==> flow/design.v <==
module EntryBox(Ai, Bi, Pi, Gi);
  input Ai, Bi;
  output Pi, Gi;
  wire Pi, Gi;
  xor(Pi, Ai, Bi);
  and(Gi, Ai, Bi);
endmodule
module GenerateBox(Pi, Gi, Gki, G);
  input Pi, Gi, Gki;
  output G;
  wire G;
  wire w1, w2;
  and(w1, Pi, Gki);
  or(G, w1, Gi);
endmodule
module PropagateBox(Pi, Gi, Pki, Gki, P, G);
  input Pi, Gi, Pki, Gki;
  output P, G;
  wire P, G;
  and(P, Pi, Pki);  
  GenerateBox gbox(.Pi(Pi), .Gi(Gi), .Gki(Gki), .G(G));
endmodule
module SumBlock(Pi, Gki, Si);
  input Pi, Gki;
  output Si;
  wire Si;
  xor(Si, Pi, Gki);
endmodule
`timescale 1ns / 1ns
module KoggeStoneAdder8bit(A, B, Ci, S, Co);
  input Ci;
  input [7:0] A, B;
  output [7:0] S;
  output Co;
  wire [7:0] S;
  wire Co;
  wire P00, P01, P02, P03, P04, P05, P06, P07;
  wire G00, G01, G02, G03, G04, G05, G06, G07;
  wire P11, P12, P13, P14, P15, P16, P17;
  wire G10, G11, G12, G13, G14, G15, G16, G17;
  wire P23, P24, P25, P26, P27;
  wire G21, G22, G23, G24, G25, G26, G27;
  wire P37;
  wire G33, G34, G35, G36;
  EntryBox E0(.Ai(A[0]), .Bi(B[0]), .Pi(P00), .Gi(G00));
  EntryBox E1(.Ai(A[1]), .Bi(B[1]), .Pi(P01), .Gi(G01));
  EntryBox E2(.Ai(A[2]), .Bi(B[2]), .Pi(P02), .Gi(G02));
  EntryBox E3(.Ai(A[3]), .Bi(B[3]), .Pi(P03), .Gi(G03));
  EntryBox E4(.Ai(A[4]), .Bi(B[4]), .Pi(P04), .Gi(G04));
  EntryBox E5(.Ai(A[5]), .Bi(B[5]), .Pi(P05), .Gi(G05));
  EntryBox E6(.Ai(A[6]), .Bi(B[6]), .Pi(P06), .Gi(G06));
  EntryBox E7(.Ai(A[7]), .Bi(B[7]), .Pi(P07), .Gi(G07));
  GenerateBox  GB10 (.Pi(P00), .Gi(G00), .Gki(Ci),  .G(G10));
  PropagateBox PB11 (.Pi(P01), .Gi(G01), .Pki(P00), .Gki(G00), .P(P11), .G(G11));
  PropagateBox PB12 (.Pi(P02), .Gi(G02), .Pki(P01), .Gki(G01), .P(P12), .G(G12));
  PropagateBox PB13 (.Pi(P03), .Gi(G03), .Pki(P02), .Gki(G02), .P(P13), .G(G13));
  PropagateBox PB14 (.Pi(P04), .Gi(G04), .Pki(P03), .Gki(G03), .P(P14), .G(G14));
  PropagateBox PB15 (.Pi(P05), .Gi(G05), .Pki(P04), .Gki(G04), .P(P15), .G(G15));
  PropagateBox PB16 (.Pi(P06), .Gi(G06), .Pki(P05), .Gki(G05), .P(P16), .G(G16));
  PropagateBox PB17 (.Pi(P07), .Gi(G07), .Pki(P06), .Gki(G06), .P(P17), .G(G17));
  GenerateBox  GB21 (.Pi(P11), .Gi(G11), .Gki(Ci),  .G(G21));
  GenerateBox  GB22 (.Pi(P12), .Gi(G12), .Gki(G10), .G(G22));
  PropagateBox PB23 (.Pi(P13), .Gi(G13), .Pki(P11), .Gki(G11), .P(P23), .G(G23));
  PropagateBox PB24 (.Pi(P14), .Gi(G14), .Pki(P12), .Gki(G12), .P(P24), .G(G24));
  PropagateBox PB25 (.Pi(P15), .Gi(G15), .Pki(P13), .Gki(G13), .P(P25), .G(G25));
  PropagateBox PB26 (.Pi(P16), .Gi(G16), .Pki(P14), .Gki(G14), .P(P26), .G(G26));
  PropagateBox PB27 (.Pi(P17), .Gi(G17), .Pki(P15), .Gki(G15), .P(P27), .G(G27));
  GenerateBox  GB33 (.Pi(P23), .Gi(G23), .Gki(Ci),  .G(G33));
  GenerateBox  GB34 (.Pi(P24), .Gi(G24), .Gki(G10), .G(G34));
  GenerateBox  GB35 (.Pi(P25), .Gi(G25), .Gki(G21), .G(G35));
  GenerateBox  GB36 (.Pi(P26), .Gi(G26), .Gki(G22), .G(G36));
  PropagateBox PB37 (.Pi(P27), .Gi(G27), .Pki(P23), .Gki(G23), .P(P37), .G(G37));
  GenerateBox  GB47 (.Pi(P37), .Gi(G37), .Gki(Ci), .G(Co)); 
  SumBlock S0(.Pi(P00), .Gki(Ci),  .Si(S[0]));
  SumBlock S1(.Pi(P01), .Gki(G10), .Si(S[1]));
  SumBlock S2(.Pi(P02), .Gki(G21), .Si(S[2]));
  SumBlock S3(.Pi(P03), .Gki(G22), .Si(S[3]));
  SumBlock S4(.Pi(P04), .Gki(G33), .Si(S[4]));
  SumBlock S5(.Pi(P05), .Gki(G34), .Si(S[5]));
  SumBlock S6(.Pi(P06), .Gki(G35), .Si(S[6]));
  SumBlock S7(.Pi(P07), .Gki(G36), .Si(S[7]));
endmodule
`timescale 1ns / 1ns
module KSA_24bit(Ci, A, B, S, Co);
	input Ci;						 
	input [23:0] A, B;			 
	output wire [23:0] S;		 
	output wire Co;				 
	wire W1, W2;
	KoggeStoneAdder8bit KSA0(.A(A[7:0]),   .B(B[7:0]),   .Ci(Ci), .S(S[7:0]),   .Co(W1));
	KoggeStoneAdder8bit KSA1(.A(A[15:8]),  .B(B[15:8]),  .Ci(W1), .S(S[15:8]),  .Co(W2));
	KoggeStoneAdder8bit KSA2(.A(A[23:16]), .B(B[23:16]), .Ci(W2), .S(S[23:16]), .Co(Co));
endmodule
`timescale 1ns / 1ns
module KSA_48bit(Ci, A, B, S, Co);
	input Ci;						 
	input [47:0] A, B;			 
	output wire [47:0] S;		 
	output wire Co;				 
	wire W1, W2, W3, W4, W5;
	KoggeStoneAdder8bit KSA0(.A(A[7:0]),   .B(B[7:0]),   .Ci(Ci), .S(S[7:0]),   .Co(W1));
	KoggeStoneAdder8bit KSA1(.A(A[15:8]),  .B(B[15:8]),  .Ci(W1), .S(S[15:8]),  .Co(W2));
	KoggeStoneAdder8bit KSA2(.A(A[23:16]), .B(B[23:16]), .Ci(W2), .S(S[23:16]), .Co(W3));
	KoggeStoneAdder8bit KSA3(.A(A[31:24]), .B(B[31:24]), .Ci(W3), .S(S[31:24]), .Co(W4));
	KoggeStoneAdder8bit KSA4(.A(A[39:32]), .B(B[39:32]), .Ci(W4), .S(S[39:32]), .Co(W5));
	KoggeStoneAdder8bit KSA5(.A(A[47:40]), .B(B[47:40]), .Ci(W5), .S(S[47:40]), .Co(Co));
endmodule
module Mux(sel,in0,in1,out);
input wire sel;
input wire [23:0] in0,in1;
output wire [23:0] out;
assign out=(sel)? in1:in0;
endmodule
`timescale 1ns / 1ps
module FSA_24bit_u(Multiplicand, Multiplier, Result);
	input wire [23:0] Multiplicand;
	input wire [23:0] Multiplier;
	output wire [47:0] Result;
	wire [47:0] W0,	 W1,  W2,  W3,  W4,  W5,  W6,  W7,  W8,  W9,  W10, W11;
	wire [47:0] W12, W13, W14, W15, W16, W17, W18, W19, W20, W21;
	wire [23:0] WAND0,	WAND1,	WAND2,	WAND3,	WAND4,	WAND5,	WAND6,	WAND7; 
	wire [23:0] WAND8,	WAND9,	WAND10, WAND11, WAND12, WAND13, WAND14, WAND15; 
	wire [23:0] WAND16, WAND17, WAND18, WAND19, WAND20, WAND21, WAND22, WAND23;
	and(WAND0[0], Multiplicand[0], Multiplier[0]);
	and(WAND0[1], Multiplicand[1], Multiplier[0]);
	and(WAND0[2], Multiplicand[2], Multiplier[0]);
	and(WAND0[3], Multiplicand[3], Multiplier[0]);
	and(WAND0[4], Multiplicand[4], Multiplier[0]);
	and(WAND0[5], Multiplicand[5], Multiplier[0]);
	and(WAND0[6], Multiplicand[6], Multiplier[0]);
	and(WAND0[7], Multiplicand[7], Multiplier[0]);
	and(WAND0[8], Multiplicand[8], Multiplier[0]);
	and(WAND0[9], Multiplicand[9], Multiplier[0]);
	and(WAND0[10], Multiplicand[10], Multiplier[0]);
	and(WAND0[11], Multiplicand[11], Multiplier[0]);
	and(WAND0[12], Multiplicand[12], Multiplier[0]);
	and(WAND0[13], Multiplicand[13], Multiplier[0]);
	and(WAND0[14], Multiplicand[14], Multiplier[0]);
	and(WAND0[15], Multiplicand[15], Multiplier[0]);
	and(WAND0[16], Multiplicand[16], Multiplier[0]);
	and(WAND0[17], Multiplicand[17], Multiplier[0]);
	and(WAND0[18], Multiplicand[18], Multiplier[0]);
	and(WAND0[19], Multiplicand[19], Multiplier[0]);
	and(WAND0[20], Multiplicand[20], Multiplier[0]);
	and(WAND0[21], Multiplicand[21], Multiplier[0]);
	and(WAND0[22], Multiplicand[22], Multiplier[0]);
	and(WAND0[23], Multiplicand[23], Multiplier[0]);
	and(WAND1[0], Multiplicand[0], Multiplier[1]);
	and(WAND1[1], Multiplicand[1], Multiplier[1]);
	and(WAND1[2], Multiplicand[2], Multiplier[1]);
	and(WAND1[3], Multiplicand[3], Multiplier[1]);
	and(WAND1[4], Multiplicand[4], Multiplier[1]);
	and(WAND1[5], Multiplicand[5], Multiplier[1]);
	and(WAND1[6], Multiplicand[6], Multiplier[1]);
	and(WAND1[7], Multiplicand[7], Multiplier[1]);
	and(WAND1[8], Multiplicand[8], Multiplier[1]);
	and(WAND1[9], Multiplicand[9], Multiplier[1]);
	and(WAND1[10], Multiplicand[10], Multiplier[1]);
	and(WAND1[11], Multiplicand[11], Multiplier[1]);
	and(WAND1[12], Multiplicand[12], Multiplier[1]);
	and(WAND1[13], Multiplicand[13], Multiplier[1]);
	and(WAND1[14], Multiplicand[14], Multiplier[1]);
	and(WAND1[15], Multiplicand[15], Multiplier[1]);
	and(WAND1[16], Multiplicand[16], Multiplier[1]);
	and(WAND1[17], Multiplicand[17], Multiplier[1]);
	and(WAND1[18], Multiplicand[18], Multiplier[1]);
	and(WAND1[19], Multiplicand[19], Multiplier[1]);
	and(WAND1[20], Multiplicand[20], Multiplier[1]);
	and(WAND1[21], Multiplicand[21], Multiplier[1]);
	and(WAND1[22], Multiplicand[22], Multiplier[1]);
	and(WAND1[23], Multiplicand[23], Multiplier[1]);
	and(WAND2[0], Multiplicand[0], Multiplier[2]);
	and(WAND2[1], Multiplicand[1], Multiplier[2]);
	and(WAND2[2], Multiplicand[2], Multiplier[2]);
	and(WAND2[3], Multiplicand[3], Multiplier[2]);
	and(WAND2[4], Multiplicand[4], Multiplier[2]);
	and(WAND2[5], Multiplicand[5], Multiplier[2]);
	and(WAND2[6], Multiplicand[6], Multiplier[2]);
	and(WAND2[7], Multiplicand[7], Multiplier[2]);
	and(WAND2[8], Multiplicand[8], Multiplier[2]);
	and(WAND2[9], Multiplicand[9], Multiplier[2]);
	and(WAND2[10], Multiplicand[10], Multiplier[2]);
	and(WAND2[11], Multiplicand[11], Multiplier[2]);
	and(WAND2[12], Multiplicand[12], Multiplier[2]);
	and(WAND2[13], Multiplicand[13], Multiplier[2]);
	and(WAND2[14], Multiplicand[14], Multiplier[2]);
	and(WAND2[15], Multiplicand[15], Multiplier[2]);
	and(WAND2[16], Multiplicand[16], Multiplier[2]);
	and(WAND2[17], Multiplicand[17], Multiplier[2]);
	and(WAND2[18], Multiplicand[18], Multiplier[2]);
	and(WAND2[19], Multiplicand[19], Multiplier[2]);
	and(WAND2[20], Multiplicand[20], Multiplier[2]);
	and(WAND2[21], Multiplicand[21], Multiplier[2]);
	and(WAND2[22], Multiplicand[22], Multiplier[2]);
	and(WAND2[23], Multiplicand[23], Multiplier[2]);
	and(WAND3[0], Multiplicand[0], Multiplier[3]);
	and(WAND3[1], Multiplicand[1], Multiplier[3]);
	and(WAND3[2], Multiplicand[2], Multiplier[3]);
	and(WAND3[3], Multiplicand[3], Multiplier[3]);
	and(WAND3[4], Multiplicand[4], Multiplier[3]);
	and(WAND3[5], Multiplicand[5], Multiplier[3]);
	and(WAND3[6], Multiplicand[6], Multiplier[3]);
	and(WAND3[7], Multiplicand[7], Multiplier[3]);
	and(WAND3[8], Multiplicand[8], Multiplier[3]);
	and(WAND3[9], Multiplicand[9], Multiplier[3]);
	and(WAND3[10], Multiplicand[10], Multiplier[3]);
	and(WAND3[11], Multiplicand[11], Multiplier[3]);
	and(WAND3[12], Multiplicand[12], Multiplier[3]);
	and(WAND3[13], Multiplicand[13], Multiplier[3]);
	and(WAND3[14], Multiplicand[14], Multiplier[3]);
	and(WAND3[15], Multiplicand[15], Multiplier[3]);
	and(WAND3[16], Multiplicand[16], Multiplier[3]);
	and(WAND3[17], Multiplicand[17], Multiplier[3]);
	and(WAND3[18], Multiplicand[18], Multiplier[3]);
	and(WAND3[19], Multiplicand[19], Multiplier[3]);
	and(WAND3[20], Multiplicand[20], Multiplier[3]);
	and(WAND3[21], Multiplicand[21], Multiplier[3]);
	and(WAND3[22], Multiplicand[22], Multiplier[3]);
	and(WAND3[23], Multiplicand[23], Multiplier[3]);
	and(WAND4[0], Multiplicand[0], Multiplier[4]);
	and(WAND4[1], Multiplicand[1], Multiplier[4]);
	and(WAND4[2], Multiplicand[2], Multiplier[4]);
	and(WAND4[3], Multiplicand[3], Multiplier[4]);
	and(WAND4[4], Multiplicand[4], Multiplier[4]);
	and(WAND4[5], Multiplicand[5], Multiplier[4]);
	and(WAND4[6], Multiplicand[6], Multiplier[4]);
	and(WAND4[7], Multiplicand[7], Multiplier[4]);
	and(WAND4[8], Multiplicand[8], Multiplier[4]);
	and(WAND4[9], Multiplicand[9], Multiplier[4]);
	and(WAND4[10], Multiplicand[10], Multiplier[4]);
	and(WAND4[11], Multiplicand[11], Multiplier[4]);
	and(WAND4[12], Multiplicand[12], Multiplier[4]);
	and(WAND4[13], Multiplicand[13], Multiplier[4]);
	and(WAND4[14], Multiplicand[14], Multiplier[4]);
	and(WAND4[15], Multiplicand[15], Multiplier[4]);
	and(WAND4[16], Multiplicand[16], Multiplier[4]);
	and(WAND4[17], Multiplicand[17], Multiplier[4]);
	and(WAND4[18], Multiplicand[18], Multiplier[4]);
	and(WAND4[19], Multiplicand[19], Multiplier[4]);
	and(WAND4[20], Multiplicand[20], Multiplier[4]);
	and(WAND4[21], Multiplicand[21], Multiplier[4]);
	and(WAND4[22], Multiplicand[22], Multiplier[4]);
	and(WAND4[23], Multiplicand[23], Multiplier[4]);
	and(WAND5[0], Multiplicand[0], Multiplier[5]);
	and(WAND5[1], Multiplicand[1], Multiplier[5]);
	and(WAND5[2], Multiplicand[2], Multiplier[5]);
	and(WAND5[3], Multiplicand[3], Multiplier[5]);
	and(WAND5[4], Multiplicand[4], Multiplier[5]);
	and(WAND5[5], Multiplicand[5], Multiplier[5]);
	and(WAND5[6], Multiplicand[6], Multiplier[5]);
	and(WAND5[7], Multiplicand[7], Multiplier[5]);
	and(WAND5[8], Multiplicand[8], Multiplier[5]);
	and(WAND5[9], Multiplicand[9], Multiplier[5]);
	and(WAND5[10], Multiplicand[10], Multiplier[5]);
	and(WAND5[11], Multiplicand[11], Multiplier[5]);
	and(WAND5[12], Multiplicand[12], Multiplier[5]);
	and(WAND5[13], Multiplicand[13], Multiplier[5]);
	and(WAND5[14], Multiplicand[14], Multiplier[5]);
	and(WAND5[15], Multiplicand[15], Multiplier[5]);
	and(WAND5[16], Multiplicand[16], Multiplier[5]);
	and(WAND5[17], Multiplicand[17], Multiplier[5]);
	and(WAND5[18], Multiplicand[18], Multiplier[5]);
	and(WAND5[19], Multiplicand[19], Multiplier[5]);
	and(WAND5[20], Multiplicand[20], Multiplier[5]);
	and(WAND5[21], Multiplicand[21], Multiplier[5]);
	and(WAND5[22], Multiplicand[22], Multiplier[5]);
	and(WAND5[23], Multiplicand[23], Multiplier[5]);
	and(WAND6[0], Multiplicand[0], Multiplier[6]);
	and(WAND6[1], Multiplicand[1], Multiplier[6]);
	and(WAND6[2], Multiplicand[2], Multiplier[6]);
	and(WAND6[3], Multiplicand[3], Multiplier[6]);
	and(WAND6[4], Multiplicand[4], Multiplier[6]);
	and(WAND6[5], Multiplicand[5], Multiplier[6]);
	and(WAND6[6], Multiplicand[6], Multiplier[6]);
	and(WAND6[7], Multiplicand[7], Multiplier[6]);
	and(WAND6[8], Multiplicand[8], Multiplier[6]);
	and(WAND6[9], Multiplicand[9], Multiplier[6]);
	and(WAND6[10], Multiplicand[10], Multiplier[6]);
	and(WAND6[11], Multiplicand[11], Multiplier[6]);
	and(WAND6[12], Multiplicand[12], Multiplier[6]);
	and(WAND6[13], Multiplicand[13], Multiplier[6]);
	and(WAND6[14], Multiplicand[14], Multiplier[6]);
	and(WAND6[15], Multiplicand[15], Multiplier[6]);
	and(WAND6[16], Multiplicand[16], Multiplier[6]);
	and(WAND6[17], Multiplicand[17], Multiplier[6]);
	and(WAND6[18], Multiplicand[18], Multiplier[6]);
	and(WAND6[19], Multiplicand[19], Multiplier[6]);
	and(WAND6[20], Multiplicand[20], Multiplier[6]);
	and(WAND6[21], Multiplicand[21], Multiplier[6]);
	and(WAND6[22], Multiplicand[22], Multiplier[6]);
	and(WAND6[23], Multiplicand[23], Multiplier[6]);
	and(WAND7[0], Multiplicand[0], Multiplier[7]);
	and(WAND7[1], Multiplicand[1], Multiplier[7]);
	and(WAND7[2], Multiplicand[2], Multiplier[7]);
	and(WAND7[3], Multiplicand[3], Multiplier[7]);
	and(WAND7[4], Multiplicand[4], Multiplier[7]);
	and(WAND7[5], Multiplicand[5], Multiplier[7]);
	and(WAND7[6], Multiplicand[6], Multiplier[7]);
	and(WAND7[7], Multiplicand[7], Multiplier[7]);
	and(WAND7[8], Multiplicand[8], Multiplier[7]);
	and(WAND7[9], Multiplicand[9], Multiplier[7]);
	and(WAND7[10], Multiplicand[10], Multiplier[7]);
	and(WAND7[11], Multiplicand[11], Multiplier[7]);
	and(WAND7[12], Multiplicand[12], Multiplier[7]);
	and(WAND7[13], Multiplicand[13], Multiplier[7]);
	and(WAND7[14], Multiplicand[14], Multiplier[7]);
	and(WAND7[15], Multiplicand[15], Multiplier[7]);
	and(WAND7[16], Multiplicand[16], Multiplier[7]);
	and(WAND7[17], Multiplicand[17], Multiplier[7]);
	and(WAND7[18], Multiplicand[18], Multiplier[7]);
	and(WAND7[19], Multiplicand[19], Multiplier[7]);
	and(WAND7[20], Multiplicand[20], Multiplier[7]);
	and(WAND7[21], Multiplicand[21], Multiplier[7]);
	and(WAND7[22], Multiplicand[22], Multiplier[7]);
	and(WAND7[23], Multiplicand[23], Multiplier[7]);
	and(WAND8[0], Multiplicand[0], Multiplier[8]);
	and(WAND8[1], Multiplicand[1], Multiplier[8]);
	and(WAND8[2], Multiplicand[2], Multiplier[8]);
	and(WAND8[3], Multiplicand[3], Multiplier[8]);
	and(WAND8[4], Multiplicand[4], Multiplier[8]);
	and(WAND8[5], Multiplicand[5], Multiplier[8]);
	and(WAND8[6], Multiplicand[6], Multiplier[8]);
	and(WAND8[7], Multiplicand[7], Multiplier[8]);
	and(WAND8[8], Multiplicand[8], Multiplier[8]);
	and(WAND8[9], Multiplicand[9], Multiplier[8]);
	and(WAND8[10], Multiplicand[10], Multiplier[8]);
	and(WAND8[11], Multiplicand[11], Multiplier[8]);
	and(WAND8[12], Multiplicand[12], Multiplier[8]);
	and(WAND8[13], Multiplicand[13], Multiplier[8]);
	and(WAND8[14], Multiplicand[14], Multiplier[8]);
	and(WAND8[15], Multiplicand[15], Multiplier[8]);
	and(WAND8[16], Multiplicand[16], Multiplier[8]);
	and(WAND8[17], Multiplicand[17], Multiplier[8]);
	and(WAND8[18], Multiplicand[18], Multiplier[8]);
	and(WAND8[19], Multiplicand[19], Multiplier[8]);
	and(WAND8[20], Multiplicand[20], Multiplier[8]);
	and(WAND8[21], Multiplicand[21], Multiplier[8]);
	and(WAND8[22], Multiplicand[22], Multiplier[8]);
	and(WAND8[23], Multiplicand[23], Multiplier[8]);
	and(WAND9[0], Multiplicand[0], Multiplier[9]);
	and(WAND9[1], Multiplicand[1], Multiplier[9]);
	and(WAND9[2], Multiplicand[2], Multiplier[9]);
	and(WAND9[3], Multiplicand[3], Multiplier[9]);
	and(WAND9[4], Multiplicand[4], Multiplier[9]);
	and(WAND9[5], Multiplicand[5], Multiplier[9]);
	and(WAND9[6], Multiplicand[6], Multiplier[9]);
	and(WAND9[7], Multiplicand[7], Multiplier[9]);
	and(WAND9[8], Multiplicand[8], Multiplier[9]);
	and(WAND9[9], Multiplicand[9], Multiplier[9]);
	and(WAND9[10], Multiplicand[10], Multiplier[9]);
	and(WAND9[11], Multiplicand[11], Multiplier[9]);
	and(WAND9[12], Multiplicand[12], Multiplier[9]);
	and(WAND9[13], Multiplicand[13], Multiplier[9]);
	and(WAND9[14], Multiplicand[14], Multiplier[9]);
	and(WAND9[15], Multiplicand[15], Multiplier[9]);
	and(WAND9[16], Multiplicand[16], Multiplier[9]);
	and(WAND9[17], Multiplicand[17], Multiplier[9]);
	and(WAND9[18], Multiplicand[18], Multiplier[9]);
	and(WAND9[19], Multiplicand[19], Multiplier[9]);
	and(WAND9[20], Multiplicand[20], Multiplier[9]);
	and(WAND9[21], Multiplicand[21], Multiplier[9]);
	and(WAND9[22], Multiplicand[22], Multiplier[9]);
	and(WAND9[23], Multiplicand[23], Multiplier[9]);
	and(WAND10[0], Multiplicand[0], Multiplier[10]);
	and(WAND10[1], Multiplicand[1], Multiplier[10]);
	and(WAND10[2], Multiplicand[2], Multiplier[10]);
	and(WAND10[3], Multiplicand[3], Multiplier[10]);
	and(WAND10[4], Multiplicand[4], Multiplier[10]);
	and(WAND10[5], Multiplicand[5], Multiplier[10]);
	and(WAND10[6], Multiplicand[6], Multiplier[10]);
	and(WAND10[7], Multiplicand[7], Multiplier[10]);
	and(WAND10[8], Multiplicand[8], Multiplier[10]);
	and(WAND10[9], Multiplicand[9], Multiplier[10]);
	and(WAND10[10], Multiplicand[10], Multiplier[10]);
	and(WAND10[11], Multiplicand[11], Multiplier[10]);
	and(WAND10[12], Multiplicand[12], Multiplier[10]);
	and(WAND10[13], Multiplicand[13], Multiplier[10]);
	and(WAND10[14], Multiplicand[14], Multiplier[10]);
	and(WAND10[15], Multiplicand[15], Multiplier[10]);
	and(WAND10[16], Multiplicand[16], Multiplier[10]);
	and(WAND10[17], Multiplicand[17], Multiplier[10]);
	and(WAND10[18], Multiplicand[18], Multiplier[10]);
	and(WAND10[19], Multiplicand[19], Multiplier[10]);
	and(WAND10[20], Multiplicand[20], Multiplier[10]);
	and(WAND10[21], Multiplicand[21], Multiplier[10]);
	and(WAND10[22], Multiplicand[22], Multiplier[10]);
	and(WAND10[23], Multiplicand[23], Multiplier[10]);
	and(WAND11[0], Multiplicand[0], Multiplier[11]);
	and(WAND11[1], Multiplicand[1], Multiplier[11]);
	and(WAND11[2], Multiplicand[2], Multiplier[11]);
	and(WAND11[3], Multiplicand[3], Multiplier[11]);
	and(WAND11[4], Multiplicand[4], Multiplier[11]);
	and(WAND11[5], Multiplicand[5], Multiplier[11]);
	and(WAND11[6], Multiplicand[6], Multiplier[11]);
	and(WAND11[7], Multiplicand[7], Multiplier[11]);
	and(WAND11[8], Multiplicand[8], Multiplier[11]);
	and(WAND11[9], Multiplicand[9], Multiplier[11]);
	and(WAND11[10], Multiplicand[10], Multiplier[11]);
	and(WAND11[11], Multiplicand[11], Multiplier[11]);
	and(WAND11[12], Multiplicand[12], Multiplier[11]);
	and(WAND11[13], Multiplicand[13], Multiplier[11]);
	and(WAND11[14], Multiplicand[14], Multiplier[11]);
	and(WAND11[15], Multiplicand[15], Multiplier[11]);
	and(WAND11[16], Multiplicand[16], Multiplier[11]);
	and(WAND11[17], Multiplicand[17], Multiplier[11]);
	and(WAND11[18], Multiplicand[18], Multiplier[11]);
	and(WAND11[19], Multiplicand[19], Multiplier[11]);
	and(WAND11[20], Multiplicand[20], Multiplier[11]);
	and(WAND11[21], Multiplicand[21], Multiplier[11]);
	and(WAND11[22], Multiplicand[22], Multiplier[11]);
	and(WAND11[23], Multiplicand[23], Multiplier[11]);
	and(WAND12[0], Multiplicand[0], Multiplier[12]);
	and(WAND12[1], Multiplicand[1], Multiplier[12]);
	and(WAND12[2], Multiplicand[2], Multiplier[12]);
	and(WAND12[3], Multiplicand[3], Multiplier[12]);
	and(WAND12[4], Multiplicand[4], Multiplier[12]);
	and(WAND12[5], Multiplicand[5], Multiplier[12]);
	and(WAND12[6], Multiplicand[6], Multiplier[12]);
	and(WAND12[7], Multiplicand[7], Multiplier[12]);
	and(WAND12[8], Multiplicand[8], Multiplier[12]);
	and(WAND12[9], Multiplicand[9], Multiplier[12]);
	and(WAND12[10], Multiplicand[10], Multiplier[12]);
	and(WAND12[11], Multiplicand[11], Multiplier[12]);
	and(WAND12[12], Multiplicand[12], Multiplier[12]);
	and(WAND12[13], Multiplicand[13], Multiplier[12]);
	and(WAND12[14], Multiplicand[14], Multiplier[12]);
	and(WAND12[15], Multiplicand[15], Multiplier[12]);
	and(WAND12[16], Multiplicand[16], Multiplier[12]);
	and(WAND12[17], Multiplicand[17], Multiplier[12]);
	and(WAND12[18], Multiplicand[18], Multiplier[12]);
	and(WAND12[19], Multiplicand[19], Multiplier[12]);
	and(WAND12[20], Multiplicand[20], Multiplier[12]);
	and(WAND12[21], Multiplicand[21], Multiplier[12]);
	and(WAND12[22], Multiplicand[22], Multiplier[12]);
	and(WAND12[23], Multiplicand[23], Multiplier[12]);
	and(WAND13[0], Multiplicand[0], Multiplier[13]);
	and(WAND13[1], Multiplicand[1], Multiplier[13]);
	and(WAND13[2], Multiplicand[2], Multiplier[13]);
	and(WAND13[3], Multiplicand[3], Multiplier[13]);
	and(WAND13[4], Multiplicand[4], Multiplier[13]);
	and(WAND13[5], Multiplicand[5], Multiplier[13]);
	and(WAND13[6], Multiplicand[6], Multiplier[13]);
	and(WAND13[7], Multiplicand[7], Multiplier[13]);
	and(WAND13[8], Multiplicand[8], Multiplier[13]);
	and(WAND13[9], Multiplicand[9], Multiplier[13]);
	and(WAND13[10], Multiplicand[10], Multiplier[13]);
	and(WAND13[11], Multiplicand[11], Multiplier[13]);
	and(WAND13[12], Multiplicand[12], Multiplier[13]);
	and(WAND13[13], Multiplicand[13], Multiplier[13]);
	and(WAND13[14], Multiplicand[14], Multiplier[13]);
	and(WAND13[15], Multiplicand[15], Multiplier[13]);
	and(WAND13[16], Multiplicand[16], Multiplier[13]);
	and(WAND13[17], Multiplicand[17], Multiplier[13]);
	and(WAND13[18], Multiplicand[18], Multiplier[13]);
	and(WAND13[19], Multiplicand[19], Multiplier[13]);
	and(WAND13[20], Multiplicand[20], Multiplier[13]);
	and(WAND13[21], Multiplicand[21], Multiplier[13]);
	and(WAND13[22], Multiplicand[22], Multiplier[13]);
	and(WAND13[23], Multiplicand[23], Multiplier[13]);
	and(WAND14[0], Multiplicand[0], Multiplier[14]);
	and(WAND14[1], Multiplicand[1], Multiplier[14]);
	and(WAND14[2], Multiplicand[2], Multiplier[14]);
	and(WAND14[3], Multiplicand[3], Multiplier[14]);
	and(WAND14[4], Multiplicand[4], Multiplier[14]);
	and(WAND14[5], Multiplicand[5], Multiplier[14]);
	and(WAND14[6], Multiplicand[6], Multiplier[14]);
	and(WAND14[7], Multiplicand[7], Multiplier[14]);
	and(WAND14[8], Multiplicand[8], Multiplier[14]);
	and(WAND14[9], Multiplicand[9], Multiplier[14]);
	and(WAND14[10], Multiplicand[10], Multiplier[14]);
	and(WAND14[11], Multiplicand[11], Multiplier[14]);
	and(WAND14[12], Multiplicand[12], Multiplier[14]);
	and(WAND14[13], Multiplicand[13], Multiplier[14]);
	and(WAND14[14], Multiplicand[14], Multiplier[14]);
	and(WAND14[15], Multiplicand[15], Multiplier[14]);
	and(WAND14[16], Multiplicand[16], Multiplier[14]);
	and(WAND14[17], Multiplicand[17], Multiplier[14]);
	and(WAND14[18], Multiplicand[18], Multiplier[14]);
	and(WAND14[19], Multiplicand[19], Multiplier[14]);
	and(WAND14[20], Multiplicand[20], Multiplier[14]);
	and(WAND14[21], Multiplicand[21], Multiplier[14]);
	and(WAND14[22], Multiplicand[22], Multiplier[14]);
	and(WAND14[23], Multiplicand[23], Multiplier[14]);
	and(WAND15[0], Multiplicand[0], Multiplier[15]);
	and(WAND15[1], Multiplicand[1], Multiplier[15]);
	and(WAND15[2], Multiplicand[2], Multiplier[15]);
	and(WAND15[3], Multiplicand[3], Multiplier[15]);
	and(WAND15[4], Multiplicand[4], Multiplier[15]);
	and(WAND15[5], Multiplicand[5], Multiplier[15]);
	and(WAND15[6], Multiplicand[6], Multiplier[15]);
	and(WAND15[7], Multiplicand[7], Multiplier[15]);
	and(WAND15[8], Multiplicand[8], Multiplier[15]);
	and(WAND15[9], Multiplicand[9], Multiplier[15]);
	and(WAND15[10], Multiplicand[10], Multiplier[15]);
	and(WAND15[11], Multiplicand[11], Multiplier[15]);
	and(WAND15[12], Multiplicand[12], Multiplier[15]);
	and(WAND15[13], Multiplicand[13], Multiplier[15]);
	and(WAND15[14], Multiplicand[14], Multiplier[15]);
	and(WAND15[15], Multiplicand[15], Multiplier[15]);
	and(WAND15[16], Multiplicand[16], Multiplier[15]);
	and(WAND15[17], Multiplicand[17], Multiplier[15]);
	and(WAND15[18], Multiplicand[18], Multiplier[15]);
	and(WAND15[19], Multiplicand[19], Multiplier[15]);
	and(WAND15[20], Multiplicand[20], Multiplier[15]);
	and(WAND15[21], Multiplicand[21], Multiplier[15]);
	and(WAND15[22], Multiplicand[22], Multiplier[15]);
	and(WAND15[23], Multiplicand[23], Multiplier[15]);
	and(WAND16[0], Multiplicand[0], Multiplier[16]);
	and(WAND16[1], Multiplicand[1], Multiplier[16]);
	and(WAND16[2], Multiplicand[2], Multiplier[16]);
	and(WAND16[3], Multiplicand[3], Multiplier[16]);
	and(WAND16[4], Multiplicand[4], Multiplier[16]);
	and(WAND16[5], Multiplicand[5], Multiplier[16]);
	and(WAND16[6], Multiplicand[6], Multiplier[16]);
	and(WAND16[7], Multiplicand[7], Multiplier[16]);
	and(WAND16[8], Multiplicand[8], Multiplier[16]);
	and(WAND16[9], Multiplicand[9], Multiplier[16]);
	and(WAND16[10], Multiplicand[10], Multiplier[16]);
	and(WAND16[11], Multiplicand[11], Multiplier[16]);
	and(WAND16[12], Multiplicand[12], Multiplier[16]);
	and(WAND16[13], Multiplicand[13], Multiplier[16]);
	and(WAND16[14], Multiplicand[14], Multiplier[16]);
	and(WAND16[15], Multiplicand[15], Multiplier[16]);
	and(WAND16[16], Multiplicand[16], Multiplier[16]);
	and(WAND16[17], Multiplicand[17], Multiplier[16]);
	and(WAND16[18], Multiplicand[18], Multiplier[16]);
	and(WAND16[19], Multiplicand[19], Multiplier[16]);
	and(WAND16[20], Multiplicand[20], Multiplier[16]);
	and(WAND16[21], Multiplicand[21], Multiplier[16]);
	and(WAND16[22], Multiplicand[22], Multiplier[16]);
	and(WAND16[23], Multiplicand[23], Multiplier[16]);
	and(WAND17[0], Multiplicand[0], Multiplier[17]);
	and(WAND17[1], Multiplicand[1], Multiplier[17]);
	and(WAND17[2], Multiplicand[2], Multiplier[17]);
	and(WAND17[3], Multiplicand[3], Multiplier[17]);
	and(WAND17[4], Multiplicand[4], Multiplier[17]);
	and(WAND17[5], Multiplicand[5], Multiplier[17]);
	and(WAND17[6], Multiplicand[6], Multiplier[17]);
	and(WAND17[7], Multiplicand[7], Multiplier[17]);
	and(WAND17[8], Multiplicand[8], Multiplier[17]);
	and(WAND17[9], Multiplicand[9], Multiplier[17]);
	and(WAND17[10], Multiplicand[10], Multiplier[17]);
	and(WAND17[11], Multiplicand[11], Multiplier[17]);
	and(WAND17[12], Multiplicand[12], Multiplier[17]);
	and(WAND17[13], Multiplicand[13], Multiplier[17]);
	and(WAND17[14], Multiplicand[14], Multiplier[17]);
	and(WAND17[15], Multiplicand[15], Multiplier[17]);
	and(WAND17[16], Multiplicand[16], Multiplier[17]);
	and(WAND17[17], Multiplicand[17], Multiplier[17]);
	and(WAND17[18], Multiplicand[18], Multiplier[17]);
	and(WAND17[19], Multiplicand[19], Multiplier[17]);
	and(WAND17[20], Multiplicand[20], Multiplier[17]);
	and(WAND17[21], Multiplicand[21], Multiplier[17]);
	and(WAND17[22], Multiplicand[22], Multiplier[17]);
	and(WAND17[23], Multiplicand[23], Multiplier[17]);
	and(WAND18[0], Multiplicand[0], Multiplier[18]);
	and(WAND18[1], Multiplicand[1], Multiplier[18]);
	and(WAND18[2], Multiplicand[2], Multiplier[18]);
	and(WAND18[3], Multiplicand[3], Multiplier[18]);
	and(WAND18[4], Multiplicand[4], Multiplier[18]);
	and(WAND18[5], Multiplicand[5], Multiplier[18]);
	and(WAND18[6], Multiplicand[6], Multiplier[18]);
	and(WAND18[7], Multiplicand[7], Multiplier[18]);
	and(WAND18[8], Multiplicand[8], Multiplier[18]);
	and(WAND18[9], Multiplicand[9], Multiplier[18]);
	and(WAND18[10], Multiplicand[10], Multiplier[18]);
	and(WAND18[11], Multiplicand[11], Multiplier[18]);
	and(WAND18[12], Multiplicand[12], Multiplier[18]);
	and(WAND18[13], Multiplicand[13], Multiplier[18]);
	and(WAND18[14], Multiplicand[14], Multiplier[18]);
	and(WAND18[15], Multiplicand[15], Multiplier[18]);
	and(WAND18[16], Multiplicand[16], Multiplier[18]);
	and(WAND18[17], Multiplicand[17], Multiplier[18]);
	and(WAND18[18], Multiplicand[18], Multiplier[18]);
	and(WAND18[19], Multiplicand[19], Multiplier[18]);
	and(WAND18[20], Multiplicand[20], Multiplier[18]);
	and(WAND18[21], Multiplicand[21], Multiplier[18]);
	and(WAND18[22], Multiplicand[22], Multiplier[18]);
	and(WAND18[23], Multiplicand[23], Multiplier[18]);
	and(WAND19[0], Multiplicand[0], Multiplier[19]);
	and(WAND19[1], Multiplicand[1], Multiplier[19]);
	and(WAND19[2], Multiplicand[2], Multiplier[19]);
	and(WAND19[3], Multiplicand[3], Multiplier[19]);
	and(WAND19[4], Multiplicand[4], Multiplier[19]);
	and(WAND19[5], Multiplicand[5], Multiplier[19]);
	and(WAND19[6], Multiplicand[6], Multiplier[19]);
	and(WAND19[7], Multiplicand[7], Multiplier[19]);
	and(WAND19[8], Multiplicand[8], Multiplier[19]);
	and(WAND19[9], Multiplicand[9], Multiplier[19]);
	and(WAND19[10], Multiplicand[10], Multiplier[19]);
	and(WAND19[11], Multiplicand[11], Multiplier[19]);
	and(WAND19[12], Multiplicand[12], Multiplier[19]);
	and(WAND19[13], Multiplicand[13], Multiplier[19]);
	and(WAND19[14], Multiplicand[14], Multiplier[19]);
	and(WAND19[15], Multiplicand[15], Multiplier[19]);
	and(WAND19[16], Multiplicand[16], Multiplier[19]);
	and(WAND19[17], Multiplicand[17], Multiplier[19]);
	and(WAND19[18], Multiplicand[18], Multiplier[19]);
	and(WAND19[19], Multiplicand[19], Multiplier[19]);
	and(WAND19[20], Multiplicand[20], Multiplier[19]);
	and(WAND19[21], Multiplicand[21], Multiplier[19]);
	and(WAND19[22], Multiplicand[22], Multiplier[19]);
	and(WAND19[23], Multiplicand[23], Multiplier[19]);
	and(WAND20[0], Multiplicand[0], Multiplier[20]);
	and(WAND20[1], Multiplicand[1], Multiplier[20]);
	and(WAND20[2], Multiplicand[2], Multiplier[20]);
	and(WAND20[3], Multiplicand[3], Multiplier[20]);
	and(WAND20[4], Multiplicand[4], Multiplier[20]);
	and(WAND20[5], Multiplicand[5], Multiplier[20]);
	and(WAND20[6], Multiplicand[6], Multiplier[20]);
	and(WAND20[7], Multiplicand[7], Multiplier[20]);
	and(WAND20[8], Multiplicand[8], Multiplier[20]);
	and(WAND20[9], Multiplicand[9], Multiplier[20]);
	and(WAND20[10], Multiplicand[10], Multiplier[20]);
	and(WAND20[11], Multiplicand[11], Multiplier[20]);
	and(WAND20[12], Multiplicand[12], Multiplier[20]);
	and(WAND20[13], Multiplicand[13], Multiplier[20]);
	and(WAND20[14], Multiplicand[14], Multiplier[20]);
	and(WAND20[15], Multiplicand[15], Multiplier[20]);
	and(WAND20[16], Multiplicand[16], Multiplier[20]);
	and(WAND20[17], Multiplicand[17], Multiplier[20]);
	and(WAND20[18], Multiplicand[18], Multiplier[20]);
	and(WAND20[19], Multiplicand[19], Multiplier[20]);
	and(WAND20[20], Multiplicand[20], Multiplier[20]);
	and(WAND20[21], Multiplicand[21], Multiplier[20]);
	and(WAND20[22], Multiplicand[22], Multiplier[20]);
	and(WAND20[23], Multiplicand[23], Multiplier[20]);
	and(WAND21[0], Multiplicand[0], Multiplier[21]);
	and(WAND21[1], Multiplicand[1], Multiplier[21]);
	and(WAND21[2], Multiplicand[2], Multiplier[21]);
	and(WAND21[3], Multiplicand[3], Multiplier[21]);
	and(WAND21[4], Multiplicand[4], Multiplier[21]);
	and(WAND21[5], Multiplicand[5], Multiplier[21]);
	and(WAND21[6], Multiplicand[6], Multiplier[21]);
	and(WAND21[7], Multiplicand[7], Multiplier[21]);
	and(WAND21[8], Multiplicand[8], Multiplier[21]);
	and(WAND21[9], Multiplicand[9], Multiplier[21]);
	and(WAND21[10], Multiplicand[10], Multiplier[21]);
	and(WAND21[11], Multiplicand[11], Multiplier[21]);
	and(WAND21[12], Multiplicand[12], Multiplier[21]);
	and(WAND21[13], Multiplicand[13], Multiplier[21]);
	and(WAND21[14], Multiplicand[14], Multiplier[21]);
	and(WAND21[15], Multiplicand[15], Multiplier[21]);
	and(WAND21[16], Multiplicand[16], Multiplier[21]);
	and(WAND21[17], Multiplicand[17], Multiplier[21]);
	and(WAND21[18], Multiplicand[18], Multiplier[21]);
	and(WAND21[19], Multiplicand[19], Multiplier[21]);
	and(WAND21[20], Multiplicand[20], Multiplier[21]);
	and(WAND21[21], Multiplicand[21], Multiplier[21]);
	and(WAND21[22], Multiplicand[22], Multiplier[21]);
	and(WAND21[23], Multiplicand[23], Multiplier[21]);
	and(WAND22[0], Multiplicand[0], Multiplier[22]);
	and(WAND22[1], Multiplicand[1], Multiplier[22]);
	and(WAND22[2], Multiplicand[2], Multiplier[22]);
	and(WAND22[3], Multiplicand[3], Multiplier[22]);
	and(WAND22[4], Multiplicand[4], Multiplier[22]);
	and(WAND22[5], Multiplicand[5], Multiplier[22]);
	and(WAND22[6], Multiplicand[6], Multiplier[22]);
	and(WAND22[7], Multiplicand[7], Multiplier[22]);
	and(WAND22[8], Multiplicand[8], Multiplier[22]);
	and(WAND22[9], Multiplicand[9], Multiplier[22]);
	and(WAND22[10], Multiplicand[10], Multiplier[22]);
	and(WAND22[11], Multiplicand[11], Multiplier[22]);
	and(WAND22[12], Multiplicand[12], Multiplier[22]);
	and(WAND22[13], Multiplicand[13], Multiplier[22]);
	and(WAND22[14], Multiplicand[14], Multiplier[22]);
	and(WAND22[15], Multiplicand[15], Multiplier[22]);
	and(WAND22[16], Multiplicand[16], Multiplier[22]);
	and(WAND22[17], Multiplicand[17], Multiplier[22]);
	and(WAND22[18], Multiplicand[18], Multiplier[22]);
	and(WAND22[19], Multiplicand[19], Multiplier[22]);
	and(WAND22[20], Multiplicand[20], Multiplier[22]);
	and(WAND22[21], Multiplicand[21], Multiplier[22]);
	and(WAND22[22], Multiplicand[22], Multiplier[22]);
	and(WAND22[23], Multiplicand[23], Multiplier[22]);
	and(WAND23[0], Multiplicand[0], Multiplier[23]);
	and(WAND23[1], Multiplicand[1], Multiplier[23]);
	and(WAND23[2], Multiplicand[2], Multiplier[23]);
	and(WAND23[3], Multiplicand[3], Multiplier[23]);
	and(WAND23[4], Multiplicand[4], Multiplier[23]);
	and(WAND23[5], Multiplicand[5], Multiplier[23]);
	and(WAND23[6], Multiplicand[6], Multiplier[23]);
	and(WAND23[7], Multiplicand[7], Multiplier[23]);
	and(WAND23[8], Multiplicand[8], Multiplier[23]);
	and(WAND23[9], Multiplicand[9], Multiplier[23]);
	and(WAND23[10], Multiplicand[10], Multiplier[23]);
	and(WAND23[11], Multiplicand[11], Multiplier[23]);
	and(WAND23[12], Multiplicand[12], Multiplier[23]);
	and(WAND23[13], Multiplicand[13], Multiplier[23]);
	and(WAND23[14], Multiplicand[14], Multiplier[23]);
	and(WAND23[15], Multiplicand[15], Multiplier[23]);
	and(WAND23[16], Multiplicand[16], Multiplier[23]);
	and(WAND23[17], Multiplicand[17], Multiplier[23]);
	and(WAND23[18], Multiplicand[18], Multiplier[23]);
	and(WAND23[19], Multiplicand[19], Multiplier[23]);
	and(WAND23[20], Multiplicand[20], Multiplier[23]);
	and(WAND23[21], Multiplicand[21], Multiplier[23]);
	and(WAND23[22], Multiplicand[22], Multiplier[23]);
	and(WAND23[23], Multiplicand[23], Multiplier[23]);
	KSA_48bit KSA0  (.Ci(1'b0), .A({24'b0, WAND0}),         .B({23'b0, WAND1, 1'b0}),   .S(W0),  .Co());
	KSA_48bit KSA1  (.Ci(1'b0), .A({22'b0, WAND2, 2'b0}),   .B({21'b0, WAND3, 3'b0}),   .S(W1),  .Co());
	KSA_48bit KSA2  (.Ci(1'b0), .A({20'b0, WAND4, 4'b0}),   .B({19'b0, WAND5, 5'b0}),   .S(W2),  .Co());
	KSA_48bit KSA3  (.Ci(1'b0), .A({18'b0, WAND6, 6'b0}),   .B({17'b0, WAND7, 7'b0}),   .S(W3),  .Co());
	KSA_48bit KSA4  (.Ci(1'b0), .A({16'b0, WAND8, 8'b0}),   .B({15'b0, WAND9, 9'b0}),   .S(W4),  .Co());
	KSA_48bit KSA5  (.Ci(1'b0), .A({14'b0, WAND10, 10'b0}), .B({13'b0, WAND11, 11'b0}), .S(W5),  .Co());
	KSA_48bit KSA6  (.Ci(1'b0), .A({12'b0, WAND12, 12'b0}), .B({11'b0, WAND13, 13'b0}), .S(W6),  .Co());
	KSA_48bit KSA7  (.Ci(1'b0), .A({10'b0, WAND14, 14'b0}), .B({9'b0, WAND15, 15'b0}),  .S(W7),  .Co());
	KSA_48bit KSA8  (.Ci(1'b0), .A({8'b0, WAND16, 16'b0}),  .B({7'b0, WAND17, 17'b0}),  .S(W8),  .Co());
	KSA_48bit KSA9  (.Ci(1'b0), .A({6'b0, WAND18, 18'b0}),  .B({5'b0, WAND19, 19'b0}),  .S(W9),  .Co());
	KSA_48bit KSA10 (.Ci(1'b0), .A({4'b0, WAND20, 20'b0}),  .B({3'b0, WAND21, 21'b0}),  .S(W10), .Co());
	KSA_48bit KSA11 (.Ci(1'b0), .A({2'b0, WAND22, 22'b0}),  .B({1'b0, WAND23, 23'b0}),  .S(W11), .Co());
	KSA_48bit KSA12 (.Ci(1'b0), .A(W0),    .B(W1),    .S(W12),   .Co());
	KSA_48bit KSA13 (.Ci(1'b0), .A(W2),    .B(W3),    .S(W13),   .Co());
	KSA_48bit KSA14 (.Ci(1'b0), .A(W4),    .B(W5),    .S(W14),   .Co());
	KSA_48bit KSA15 (.Ci(1'b0), .A(W6),    .B(W7),    .S(W15),   .Co());
	KSA_48bit KSA16 (.Ci(1'b0), .A(W8),    .B(W9),    .S(W16),   .Co());
	KSA_48bit KSA17 (.Ci(1'b0), .A(W10),   .B(W11),   .S(W17),   .Co());
	KSA_48bit KSA18 (.Ci(1'b0), .A(W12),   .B(W13),   .S(W18),   .Co());
	KSA_48bit KSA19 (.Ci(1'b0), .A(W14),   .B(W15),   .S(W19),   .Co());
	KSA_48bit KSA20 (.Ci(1'b0), .A(W16),   .B(W17),   .S(W20),   .Co());
	KSA_48bit KSA21 (.Ci(1'b0), .A(W18),   .B(W19),   .S(W21),   .Co());
	KSA_48bit KSA22 (.Ci(1'b0), .A(W20),   .B(W21),   .S(Result),   .Co());
endmodule
`timescale 1ns / 1ps
module FloatMultiplier_rounding(Multiplicand, Multiplier, Result);
	input wire [31:0] Multiplicand;
	input wire [31:0] Multiplier;
	output wire [31:0] Result;
	wire [47:0] Wmult;
	wire [23:0] Wmux, Wround;
	wire [7:0] WE1;
	FSA_24bit_u Mult( .Multiplicand({1'b1,Multiplicand[22:0]}), .Multiplier({1'b1,Multiplier[22:0]}), .Result(Wmult));
	Mux m2to1( .sel(Wmult[47]), .in0(Wmult[45:22]), .in1(Wmult[46:23]), .out(Wmux));
	KSA_24bit addr( .Ci(Wmux[0]), .A({1'b0,Wmux[23:1]}), .B(24'b0), .S(Wround), .Co());
	assign Result[22:0] = Wround[22:0];
	KoggeStoneAdder8bit Add1( .A(Multiplicand[30:23]), .B(8'b10000001), .Ci(Wmult[47]), .S(WE1), .Co());
	KoggeStoneAdder8bit Add2( .A(WE1), .B(Multiplier[30:23]), .Ci(Wround[23]), .S(Result[30:23]), .Co());
	xor x1(Result[31],Multiplicand[31],Multiplier[31]);
endmodule
module Circle_Area_Calculator(clk, rst, radius, area);
  input wire clk, rst;
  input wire [31:0] radius;
  output reg [31:0] area;
  wire [31:0] Square_radius, Result;
  parameter Pi = 32'b01000000010010010000111111010000;
  FloatMultiplier_rounding FM0(.Multiplicand(radius), .Multiplier(radius), .Result(Square_radius));
  FloatMultiplier_rounding FM1(.Multiplicand(Square_radius), .Multiplier(Pi), .Result(Result));
  always @(posedge clk) begin
	if(rst) begin
		area[31:0] <= 1'b0;
	end else begin
		area[31:0] <= Result[31:0];
	end
  end
endmodule
Reports on Circle_Area_Calculator
What the tools print for Circle_Area_Calculator, step after step.
Lines are those of the file above, counted from 1.
Not given: -
Design
  top module: Circle_Area_Calculator
  clock port: clk
  cell library: sky130hd
  corner: tt_025C_1v80

Word-level counts
Counts by Yosys on the flattened word-level netlist (proc, flatten, opt, wreduce; memories kept). Register bits leave out memories and registers merged into their read ports (data or address); mux counts leave out enables and synchronous resets folded into registers. Print and check cells are left out. Cells with the same type and inputs are merged into one.
Operators by class
  mux-type cells: 2
  bitwise logic cells: 7074
Operator list (count)
  1-bit bitwise AND: 3896
  1-bit OR: 1718
  1-bit XOR: 1447
  24-bit two-way mux: 2
  1-bit inverter: 13
Bit counts
  register bits after elaboration: 31
  output and inout bits: 32
  bits of input ports: 34
  word-level cells: 7077

Depth
Longest topological path by Yosys (ltp), each cell counted once; first at word level (registers and memories cut), then after technology mapping (sequential cells cut; the memories' decode and read muxes count).
Depth
  word-level depth: 131
  ABC_AREA: 0
  mapped depth: 141
  depth with buffers taken out: 135

Netlist
The flow's flattened synthesis, as Yosys stat reports it; memories are mapped. The netlist is that of the ABC_AREA named above (0 if unset); the other value can give another one.
Synthesis totals
  chip area (Yosys): 0.0322522 mm²
  sequential area: 0.0006206 mm²
  cells in the netlist: 4297
  buffers: 96
  flip-flop cells: 31
Cells by type
  sky130_fd_sc_hd__ha_1: count 630, area in all 7882.56 µm²
  sky130_fd_sc_hd__xnor2_1: count 416, area in all 3.64E+03 µm²
  sky130_fd_sc_hd__fa_1: count 104, area in all 2.08E+03 µm²
  sky130_fd_sc_hd__a21oi_1: count 406, area in all 2.03E+03 µm²
  sky130_fd_sc_hd__xor2_1: count 181, area in all 1585.27 µm²
  sky130_fd_sc_hd__a21o_1: count 185, area in all 1.39E+03 µm²
  sky130_fd_sc_hd__inv_1: count 339, area in all 1272.47 µm²
  sky130_fd_sc_hd__and2_1: count 198, area in all 1.24E+03 µm²
  sky130_fd_sc_hd__nor2_1: count 310, area in all 1.16E+03 µm²
  sky130_fd_sc_hd__o21ai_0: count 224, area in all 1.12E+03 µm²
  sky130_fd_sc_hd__o21a_1: count 117, area in all 878.342 µm²
  sky130_fd_sc_hd__o21bai_1: count 110, area in all 825.792 µm²
  sky130_fd_sc_hd__nor2b_1: count 124, area in all 775.744 µm²
  sky130_fd_sc_hd__nand2_1: count 179, area in all 671.894 µm²
  sky130_fd_sc_hd__dfxtp_1: count 31, area in all 620.595 µm²
  sky130_fd_sc_hd__nand2b_1: count 98, area in all 613.088 µm²
  sky130_fd_sc_hd__nor3_1: count 93, area in all 465.446 µm²
  sky130_fd_sc_hd__clkbuf_1: count 79, area in all 296.534 µm²
Other cell types: 88; their cells: 473.
The figures by module come from a second, unflattened synthesis with its own total; it is not the netlist above.
Unflattened totals
  cell total of the unflattened synthesis: 15775
  area total of the unflattened synthesis: 0.1275949 mm²
Each row is one instance without its submodules.
Modules
  GenerateBox: seq. area 0 mm², cells 1, times used 6006, area 0.0000075 mm²
  EntryBox: seq. area 0 mm², cells 1, times used 2288, area 0.0000125 mm²
  PropagateBox: seq. area 0 mm², cells 1, times used 3718, area 0.0000063 mm²
  SumBlock: seq. area 0 mm², cells 1, times used 2288, area 0.0000088 mm²
  FSA_24bit_u: seq. area 0 mm², cells 673, times used 2, area 0.0044418 mm²
  Circle_Area_Calculator: seq. area 0.0006406 mm², cells 69, times used 1, area 0.0008708 mm²
  Mux: seq. area 0 mm², cells 27, times used 2, area 0.0003966 mm²
  FloatMultiplier_rounding: seq. area 0 mm², cells 3, times used 2, area 0.0000163 mm²
  KSA_24bit: seq. area 0 mm², cells 0, times used 2, area 0 mm²
  KSA_48bit: seq. area 0 mm², cells 0, times used 46, area 0 mm²
  KoggeStoneAdder8bit: seq. area 0 mm², cells 0, times used 286, area 0 mm²

Worst setup path after synthesis
Source: OpenSTA report_checks on the synthesized netlist (no wires, ideal clock, input and output delay 20% of the period each), path of least setup slack; recovery checks are left aside. Register names are those of the netlist, which keeps one name where synthesis merged equal registers.
Path after synthesis
  path kind: input port to flip-flop
  start: input radius[2]
  end: register area[30]
  arrival: 29452 ps
  data required time: 29872 ps
  path delay: 23580 ps
  setup time: 128 ps
  driving pins on the path: 134
  input delay: 6000 ps
  path slack: 421 ps
  path buffers: 8
  clock period: 30000 ps
  period reached after synthesis: 29579 ps
"path delay" = arrival - input delay + setup time.
"driving pins on the path" counts driving pins, that of a launching flip-flop among them; a cell with two outputs on the path counts twice.
"period reached after synthesis" = period - worst setup slack (recovery checks aside). The figure is calculated, with input and output delays left at 20% of the set period.
The rows between start and end are the longest chain of elaborated cells between them; the timing report does not say that the signal goes this way. Where chains are equally long, one stands for them.
A line is the first line of the expression or statement that the cell stems from. Yosys adds cells for indexed reads and writes and turns some case tables into memories.
On the way, after synthesis
  cells stage by stage: sky130_fd_sc_hd__clkbuf_1 -> sky130_fd_sc_hd__clkbuf_1 -> sky130_fd_sc_hd__and2_1 -> sky130_fd_sc_hd__ha_1 -> sky130_fd_sc_hd__a31o_2 -> sky130_fd_sc_hd__a21oi_1 -> sky130_fd_sc_hd__maj3_1 -> sky130_fd_sc_hd__o21a_1 -> sky130_fd_sc_hd__o21bai_1 -> sky130_fd_sc_hd__a21oi_1 -> sky130_fd_sc_hd__fa_1 -> sky130_fd_sc_hd__inv_1 -> sky130_fd_sc_hd__ha_1 -> sky130_fd_sc_hd__o21a_1 -> sky130_fd_sc_hd__o21a_1 -> sky130_fd_sc_hd__o21a_1 -> sky130_fd_sc_hd__o21ai_0 -> sky130_fd_sc_hd__a21boi_0 -> [... 98 more ...] -> sky130_fd_sc_hd__nand3_1 -> sky130_fd_sc_hd__o21ai_0 -> sky130_fd_sc_hd__o211ai_4 -> sky130_fd_sc_hd__nand2_1 -> sky130_fd_sc_hd__clkbuf_1 -> sky130_fd_sc_hd__clkbuf_1 -> sky130_fd_sc_hd__a21oi_1 -> sky130_fd_sc_hd__ha_1 -> sky130_fd_sc_hd__nor2b_1 -> sky130_fd_sc_hd__nand2_1 -> sky130_fd_sc_hd__a211oi_2 -> sky130_fd_sc_hd__and3_1 -> sky130_fd_sc_hd__ha_1 -> sky130_fd_sc_hd__nand2_1 -> sky130_fd_sc_hd__or3_1 -> sky130_fd_sc_hd__nor4_1 -> sky130_fd_sc_hd__xnor2_1 -> sky130_fd_sc_hd__nor2_1
  length of the longest elaborated chain: 131
  elaborated cells between the ends (all ways): 5023
  classes of those cells: mux: 2; logic: 5021
Ends and longest elaborated chain, after synthesis
  start, declared: line 742  | input wire [31:0] radius;
  1-bit bitwise AND: line 150  | and(WAND1[2], Multiplicand[2], Multiplier[1]);
  1-bit XOR: line 5  | xor(Pi, Ai, Bi);
  1-bit bitwise AND: line 20  | and(P, Pi, Pki);
  1-bit bitwise AND: line 13  | and(w1, Pi, Gki);
  1-bit OR: line 14  | or(G, w1, Gi);
  1-bit bitwise AND: line 13
  1-bit OR: line 14
  [... 105 more ...]
  1-bit OR x2: line 14
  1-bit bitwise AND x3: line 13
  1-bit XOR: line 27  | xor(Si, Pi, Gki);
  24-bit two-way mux: line 112  | assign out=(sel)? in1:in0;
  1-bit bitwise AND x3: line 20
  1-bit bitwise AND x8: line 13
  1-bit XOR: line 27
  end, assigned: line 750  | area[31:0] <= 1'b0;
  end, assigned: line 752  | area[31:0] <= Result[31:0];
  end, declared: line 743  | output reg [31:0] area;

Path in the finished layout
Path of least setup slack in the final report of job 1 (OpenROAD, finished layout, wires in). Where an end is a register, its clock arrival counts in the times.
The report prints the path's times to 10 ps; the period is as set.
Path post-layout
  path kind: input port to flip-flop
  start: input radius[6]
  end: register area[30]
  path slack: -7130 ps
  data required time: 18440 ps
  setup time: 130 ps
  input delay: 3660 ps
  clock period: 18300 ps
  arrival: 25570 ps
  driving pins on the path: 124
  path buffers: 43
The rows between start and end are the longest chain of elaborated cells between them; the timing report does not say that the signal goes this way. Where chains are equally long, one stands for them.
On the way, post-layout
  cells stage by stage: sky130_fd_sc_hd__clkdlybuf4s50_1 -> sky130_fd_sc_hd__buf_4 -> sky130_fd_sc_hd__and2_1 -> sky130_fd_sc_hd__ha_1 -> sky130_fd_sc_hd__a31o_2 -> sky130_fd_sc_hd__a21oi_1 -> sky130_fd_sc_hd__o21bai_1 -> sky130_fd_sc_hd__a21oi_1 -> sky130_fd_sc_hd__o21bai_1 -> sky130_fd_sc_hd__a21oi_2 -> sky130_fd_sc_hd__buf_4 -> sky130_fd_sc_hd__fa_1 -> sky130_fd_sc_hd__inv_1 -> sky130_fd_sc_hd__ha_1 -> sky130_fd_sc_hd__inv_1 -> sky130_fd_sc_hd__o21bai_1 -> sky130_fd_sc_hd__a21oi_1 -> sky130_fd_sc_hd__o21ai_0 -> [... 88 more ...] -> sky130_fd_sc_hd__ha_4 -> sky130_fd_sc_hd__nand3_4 -> sky130_fd_sc_hd__o21ai_4 -> sky130_fd_sc_hd__o211ai_4 -> sky130_fd_sc_hd__nand2_4 -> sky130_fd_sc_hd__buf_12 -> sky130_fd_sc_hd__a21oi_4 -> sky130_fd_sc_hd__ha_4 -> sky130_fd_sc_hd__nor2b_4 -> sky130_fd_sc_hd__nand2_2 -> sky130_fd_sc_hd__a211oi_4 -> sky130_fd_sc_hd__and3_4 -> sky130_fd_sc_hd__ha_4 -> sky130_fd_sc_hd__nand2_4 -> sky130_fd_sc_hd__or3_4 -> sky130_fd_sc_hd__nor4_4 -> sky130_fd_sc_hd__xnor2_1 -> sky130_fd_sc_hd__nor2_1
  length of the longest elaborated chain: 130
  elaborated cells between the ends (all ways): 5072
  classes of those cells: mux: 2; logic: 5070
Ends and longest elaborated chain, post-layout
  start, declared: line 742  | input wire [31:0] radius;
  1-bit bitwise AND: line 154  | and(WAND1[6], Multiplicand[6], Multiplier[1]);
  1-bit XOR: line 5  | xor(Pi, Ai, Bi);
  1-bit bitwise AND x2: line 20  | and(P, Pi, Pki);
  1-bit bitwise AND: line 13  | and(w1, Pi, Gki);
  1-bit OR: line 14  | or(G, w1, Gi);
  1-bit bitwise AND: line 13
  1-bit OR: line 14
  [... 103 more ...]
  1-bit OR x2: line 14
  1-bit bitwise AND x3: line 13
  1-bit XOR: line 27  | xor(Si, Pi, Gki);
  24-bit two-way mux: line 112  | assign out=(sel)? in1:in0;
  1-bit bitwise AND x3: line 20
  1-bit bitwise AND x8: line 13
  1-bit XOR: line 27
  end, assigned: line 750  | area[31:0] <= 1'b0;
  end, assigned: line 752  | area[31:0] <= Result[31:0];
  end, declared: line 743  | output reg [31:0] area;

==> results <==
Design Circle_Area_Calculator on sky130hd. What follows are 3 stored runs of the flow, each under its own settings; their order means nothing. The constraints put input and output delay at 20% of the set period each and load the outputs with 0.01 pF.
By "achieved clock period" is meant the clock period of the run minus its worst setup slack. This is arithmetic on one report: input and output delays are still those of the set period (20% each).
"worst setup path time" = time allowed to the worst setup path (clock period - input delay - output delay, where it has them) - its slack; a late launch clock adds to it, a late capture clock takes from it.
"worst setup path time" is known to 10 ps.
[job 1] settings: HOLD_SLACK_MARGIN=-0.03, MAX_ROUTING_LAYER=met4, MIN_ROUTING_LAYER=met2, period_ns=18.3, CAP_MARGIN=20, CORE_MARGIN=2, CORE_UTILIZATION=40, SLEW_MARGIN=20
[job 1] result: chip area after synthesis (Yosys) 0.0322522 mm², die area 0.0829181 mm², standard-cell area of the final layout 0.0488243 mm², utilization 60.9 %, worst setup slack after layout -7126 ps, total negative slack -205348 ps, worst hold slack 4223 ps, achieved clock period 25426 ps, worst setup path time 21770 ps, worst setup path kind input port to flip-flop
[job 2] settings: CELL_PAD_IN_SITES_GLOBAL_PLACEMENT=0, CORE_UTILIZATION=41, GPL_ROUTABILITY_DRIVEN=1, HOLD_SLACK_MARGIN=-0.01, MIN_ROUTING_LAYER=met2, PLACE_DENSITY_LB_ADDON=0.19, period_ns=24.7, CAP_MARGIN=20, CORE_MARGIN=2, SLEW_MARGIN=20
[job 2] result: chip area after synthesis (Yosys) 0.0322522 mm², die area 0.0809232 mm², standard-cell area of the final layout 0.0467148 mm², utilization 60.1 %, worst setup slack after layout -2342 ps, total negative slack -49619 ps, worst hold slack 5477 ps, achieved clock period 27042 ps, worst setup path time 22100 ps, worst setup path kind input port to flip-flop
[job 3] settings: CELL_PAD_IN_SITES_DETAIL_PLACEMENT=2, CORE_ASPECT_RATIO=0.99, CORE_MARGIN=3, CTS_CLUSTER_DIAMETER=357, CTS_CLUSTER_SIZE=20, HOLD_SLACK_MARGIN=0.14, PLACE_DENSITY_LB_ADDON=0.1, period_ns=30.0, CAP_MARGIN=20, CORE_UTILIZATION=40, SLEW_MARGIN=20
[job 3] result: did not finish, routing stopped with GRT-0232
